==> flow/design.v <==
module averager
    #(parameter int
        power = 8,  
        N = 12)     
    (
        input logic clk,
        reset,
        EN,
        input logic [N-1:0] Din,    
        output logic [N-1:0] Q      
    );
    logic [N-1:0] REG_ARRAY [2**power:1];
    logic [power+N-1:0] sum;
    assign Q = sum[power+N-1:power];
    always_ff @(posedge clk) begin
        if (reset) begin
            sum <= 0;
            for (int j = 1; j <= 2**power; j++) begin
                REG_ARRAY[j] <= 0;
            end
        end
        else if (EN) begin
            sum <= sum + Din - REG_ARRAY[2**power];
            for (int j = 2**power; j > 1; j--) begin
                REG_ARRAY[j] <= REG_ARRAY[j-1];
            end
            REG_ARRAY[1] <= Din;
        end
    end
endmodule
module adc_processing #(
    parameter int SCALING_FACTOR = 310866,
    parameter int SHIFT_FACTOR   = 19,
    parameter int NEGATIVE_FACTOR = 12
) (
    input  logic        clk,
    input  logic        reset,
    input  logic        ready,
    input  logic [15:0] data,
    output logic [15:0] ave_data,
    output logic [15:0] scaled_adc_data
);
    localparam int SCALING_FACTOR_WIDTH = $clog2(SCALING_FACTOR) + 1;
    localparam int INTERMEDIATE_WIDTH = 16 + SCALING_FACTOR_WIDTH;
    logic [INTERMEDIATE_WIDTH-1:0] scaled_adc_data_temp; 
    logic [15:0] scaled_adc_data_pipe;
    averager #(
        .power(8),  
        .N(16)      
    ) AVERAGER (
        .reset(reset),
        .clk(clk),
        .EN(ready),
        .Din(data),
        .Q(ave_data)
    );
    always_ff @(posedge clk) begin
        if (reset) begin
            scaled_adc_data <= 0;
            scaled_adc_data_temp <= 0;
            scaled_adc_data_pipe <= 0;
        end
        else if (ready) begin
            scaled_adc_data_temp <= ave_data * SCALING_FACTOR;             
            scaled_adc_data_pipe <= scaled_adc_data_temp >> SHIFT_FACTOR;  
            scaled_adc_data      <= scaled_adc_data_pipe - 12;             
        end                                                
    end                                                    
endmodule
[Tool chain data of adc_processing]
Tool output for the design above, in the order of the flow.
Lines are those of the file above, counted from 1.
Library cell names are shortened.
The mark n/a stands for no value.
Inputs
  top module: adc_processing
  clock input: clk
  library: sky130hd
  corner: tt_025C_1v80

[Word level]
Yosys after proc, flatten, opt, wreduce and memory -nomap, before mapping. Enables and synchronous resets that opt folds into registers are not counted as muxes. Print and check cells are not counted. Equal cells are merged and count once.
Bit counts
  register bits after elaboration: 4186
  input bits: 19
  output and inout bits: 32
Cells by class
  add/subtract/negate cells: 3
  $mul: 1
Operators with widths (count)
  multiplier 16 x 18 -> 34 bit (second input constant): 1
  adder 24 x 16 -> 24 bit: 1
  subtractor 24 x 16 -> 24 bit: 1
  subtractor 16 x 4 -> 16 bit (second input constant): 1

[Depth]
Yosys ltp: most cells in a row. Word level: on the elaborated netlist, between registers, memories and ports. Mapped: between sequential cells and ports; inverters and the memories' decode and read muxes count.
Logic depth
  depth in word-level cells: 2
  ABC_AREA: 0
  depth in mapped cells: 18

[After synthesis]
The flow's flattened synthesis, as Yosys stat reports it; memories are mapped. The netlist is that of the ABC_AREA named above (0 if unset); the other value can give another one.
The area totals of this step are shown rounded.
Synthesis totals
  cell count: 14248
  synthesis area: 0.151 mm²
  flip-flops: 4168
Cell types
  dfxtp_1: count 4168, area in all 8.34E+04 µm²
  mux2i_1: count 4131, area in all 4.13E+04 µm²
  nor2_1: count 4171, area in all 1.57E+04 µm²
  clkbuf_1: count 677, area in all 2.54E+03 µm²
  fa_1: count 104, area in all 2.08E+03 µm²
  ha_1: count 159, area in all 1.99E+03 µm²
  inv_1: count 206, area in all 773.242 µm²
  buf_2: count 129, area in all 645.619 µm²
  buf_1: count 132, area in all 495.475 µm²
  a21oi_1: count 52, area in all 260.25 µm²
  a21o_1: count 28, area in all 210.202 µm²
  xnor2_1: count 21, area in all 183.926 µm²
  a211oi_1: count 21, area in all 157.651 µm²
  nand2_1: count 39, area in all 146.39 µm²
  xor2_1: count 15, area in all 131.376 µm²
  o21ai_0: count 26, area in all 130.125 µm²
  buf_4: count 16, area in all 120.115 µm²
  nand4_1: count 11, area in all 68.816 µm²
Other cell types: 48; their cells: 142.
By module: a second synthesis without flattening, with its own total; a netlist apart from the flattened one above.
Second synthesis, totals
  cells (unflattened synthesis): 14279
  area total of the unflattened synthesis: 0.152 mm²
Each row is one instance without its submodules.
By module
  averager: instances 1, cells 13565, area 0.145 mm², sequential area 0.0825 mm²
  adc_processing: instances 1, cells 714, area 0.0068 mm², sequential area 0.000961 mm²

[Path before layout]
Source: OpenSTA report_checks on the synthesized netlist (no wires, ideal clock, input and output delay 20% of the period each), path of least setup slack; recovery checks are left aside. Register names are those of the netlist, which keeps one name where synthesis merged equal registers.
Timing after synthesis
  kind: flip-flop to flip-flop
  start: register AVERAGER.sum[13]
  end: register scaled_adc_data_temp[28]
  clock period: 10000 ps
  data arrival time: 5534 ps
  path slack: 4338 ps
  delay of the path: 5662 ps
  stages on the path: 19
  path buffers: 0
  synthesis period reached: 5662 ps
"delay of the path" = arrival - input delay + setup time.
"stages on the path": output pins that drive a net of the path, with the launching flip-flop's if there is one; two outputs of one cell count as two.
"synthesis period reached" is the clock period less the worst setup slack; recovery checks do not enter. This is arithmetic on one report: input and output delays are still those of the set period (20% each).
Between the ends stands the longest chain of elaborated cells between them, by number of cells; it is not shown to be the way that was timed. Of several equally long chains one is given.
A line is the first line of the expression or statement that the cell stems from. Yosys adds cells for indexed reads and writes and turns some case tables into memories.
Between the ends, after synthesis
  path through: dfxtp_1 -> fa_1 -> xor2_1 -> ha_1 -> or2_2 -> fa_1 -> fa_1 -> fa_1 -> inv_1 -> fa_1 -> inv_1 -> ha_1 -> and2_2 -> a2111o_1 -> a31o_1 -> o221a_4 -> a221oi_2 -> xor2_1 -> o21ai_1
  cells in the longest elaborated chain: 1
  elaborated cells between the ends (all ways): 1
  source lines of those cells: 1
  classes of those cells: mul: 1
RTL lines, path after synthesis
  start, declared: line 13  | logic [power+N-1:0] sum;
  start, assigned: line 17  | sum <= 0;
  start, assigned: line 23  | sum <= sum + Din - REG_ARRAY[2**power];
  multiplier 16 x 18 -> 34 bit: line 64  | scaled_adc_data_temp <= ave_data * SCALING_FACTOR;
  end, assigned: line 60  | scaled_adc_data_temp <= 0;
  end, assigned: line 64

[Timing after layout]
From the final timing report of run 2: the path of least setup slack in the routed layout; clock arrival at registers is part of the times.
The path's times are printed in steps of 10 ps; the period is the one set.
Timing post-layout
  kind: flip-flop to flip-flop
  start: register AVERAGER.sum[14]
  end: register scaled_adc_data_temp[22]
  clock period: 5840 ps
  data arrival time: 6400 ps
  path slack: 220 ps
  stages on the path: 19
  path buffers: 0
Between the ends stands the longest chain of elaborated cells between them, by number of cells; it is not shown to be the way that was timed. Of several equally long chains one is given.
Between the ends, post-layout
  path through: dfxtp_2 -> fa_2 -> inv_2 -> fa_1 -> inv_1 -> fa_1 -> fa_2 -> fa_1 -> inv_1 -> fa_1 -> inv_1 -> ha_1 -> o21ai_0 -> a21oi_1 -> o2111ai_1 -> a21oi_2 -> a211oi_1 -> or4b_2 -> o311ai_1
  cells in the longest elaborated chain: 1
  elaborated cells between the ends (all ways): 1
  source lines of those cells: 1
  classes of those cells: mul: 1
RTL lines, path post-layout
  start, declared: line 13  | logic [power+N-1:0] sum;
  start, assigned: line 17  | sum <= 0;
  start, assigned: line 23  | sum <= sum + Din - REG_ARRAY[2**power];
  multiplier 16 x 18 -> 34 bit: line 64  | scaled_adc_data_temp <= ave_data * SCALING_FACTOR;
  end, assigned: line 60  | scaled_adc_data_temp <= 0;
  end, assigned: line 64

Stored flow runs of adc_processing (6 of them; Yosys, OpenROAD, sky130hd). They differ in their settings and are not a sequence. Constraints: input delay and output delay 20% of the set period each, output load 0.01 pF.
By "critical setup path time" is meant the share of the clock period that the worst setup path is allowed (20% is reserved at inputs, 20% at outputs), minus its slack. Clock arrival times at its registers enter into it.
"total power after layout" rests on the timing tool's default activity at the inputs, not on a simulated workload.
"critical setup path time" is known to 10 ps.
Values from the reports are rounded here.

==> run 1: settings <==
{ "ABC_AREA": 1, "CELL_PAD_IN_SITES_GLOBAL_PLACEMENT": 3, "CORE_ASPECT_RATIO": 0.75, "CORE_MARGIN": 4, "CORE_UTILIZATION": 48, "CTS_CLUSTER_SIZE": 28, "GPL_ROUTABILITY_DRIVEN": 1, "HOLD_SLACK_MARGIN": -0.06, "PLACE_DENSITY_LB_ADDON": 0.09, "SETUP_SLACK_MARGIN": -0.39, "SLEW_MARGIN": 25, "TNS_END_PERCENT": 25, "period_ns": 10.7, "CAP_MARGIN": 20 }
==> run 1: results <==
unfinished; error FLW-0024 in placement

==> run 2: settings <==
{ "CORE_UTILIZATION": 50, "PLACE_DENSITY": 0.6, "period_ns": 5.84, "CAP_MARGIN": 20, "CORE_MARGIN": 2, "SLEW_MARGIN": 20 }
==> run 2: results <==
worst setup slack after layout: 218 ps
standard-cell area after layout: 0.17 mm²
die size: 0.307 mm²
utilization after layout: 56.3%
critical setup path time: 5620 ps
class of the worst setup path: flip-flop to flip-flop
total power after layout: 73.6 mW
post-synthesis cell area: 0.151 mm²

==> run 3: settings <==
{ "ABC_AREA": 0, "CELL_PAD_IN_SITES_DETAIL_PLACEMENT": 2, "GPL_TIMING_DRIVEN": 0, "HOLD_SLACK_MARGIN": 0.01, "period_ns": 10.0, "CAP_MARGIN": 20, "CORE_MARGIN": 2, "CORE_UTILIZATION": 40, "SLEW_MARGIN": 20 }
==> run 3: results <==
worst setup slack after layout: 2670 ps
standard-cell area after layout: 0.173 mm²
die size: 0.383 mm²
utilization after layout: 46.0%
critical setup path time: 7330 ps
class of the worst setup path: flip-flop to flip-flop
total power after layout: 45.0 mW
post-synthesis cell area: 0.151 mm²

==> run 4: settings <==
{ "CORE_ASPECT_RATIO": 0.75, "CORE_MARGIN": 8, "CORE_UTILIZATION": 48, "CTS_CLUSTER_SIZE": 41, "GPL_ROUTABILITY_DRIVEN": 0, "PLACE_DENSITY_LB_ADDON": 0.11, "SETUP_SLACK_MARGIN": 0.5, "SLEW_MARGIN": 25, "period_ns": 3.79, "CAP_MARGIN": 20 }
==> run 4: results <==
worst setup slack after layout: -1600 ps
standard-cell area after layout: 0.171 mm²
die size: 0.334 mm²
utilization after layout: 54.4%
critical setup path time: 5390 ps
class of the worst setup path: flip-flop to flip-flop
total power after layout: 118 mW
post-synthesis cell area: 0.151 mm²

==> run 5: settings <==
{ "ABC_AREA": 1, "GPL_TIMING_DRIVEN": 0, "period_ns": 10.0, "CAP_MARGIN": 20, "CORE_MARGIN": 2, "CORE_UTILIZATION": 40, "SLEW_MARGIN": 20 }
==> run 5: results <==
worst setup slack after layout: 4120 ps
standard-cell area after layout: 0.172 mm²
die size: 0.38 mm²
utilization after layout: 45.8%
critical setup path time: 5880 ps
class of the worst setup path: flip-flop to flip-flop
total power after layout: 44.0 mW
post-synthesis cell area: 0.15 mm²

==> run 6: settings <==
{ "CELL_PAD_IN_SITES_DETAIL_PLACEMENT": 1, "CELL_PAD_IN_SITES_GLOBAL_PLACEMENT": 3, "CORE_UTILIZATION": 55, "GPL_ROUTABILITY_DRIVEN": 0, "GPL_TIMING_DRIVEN": 1, "HOLD_SLACK_MARGIN": 0.19, "MIN_ROUTING_LAYER": "met2", "PLACE_DENSITY_LB_ADDON": 0.23, "SETUP_SLACK_MARGIN": 0.95, "period_ns": 3.5, "CAP_MARGIN": 20, "CORE_MARGIN": 2, "SLEW_MARGIN": 20 }
==> run 6: results <==
unfinished; error FLW-0024 in placement
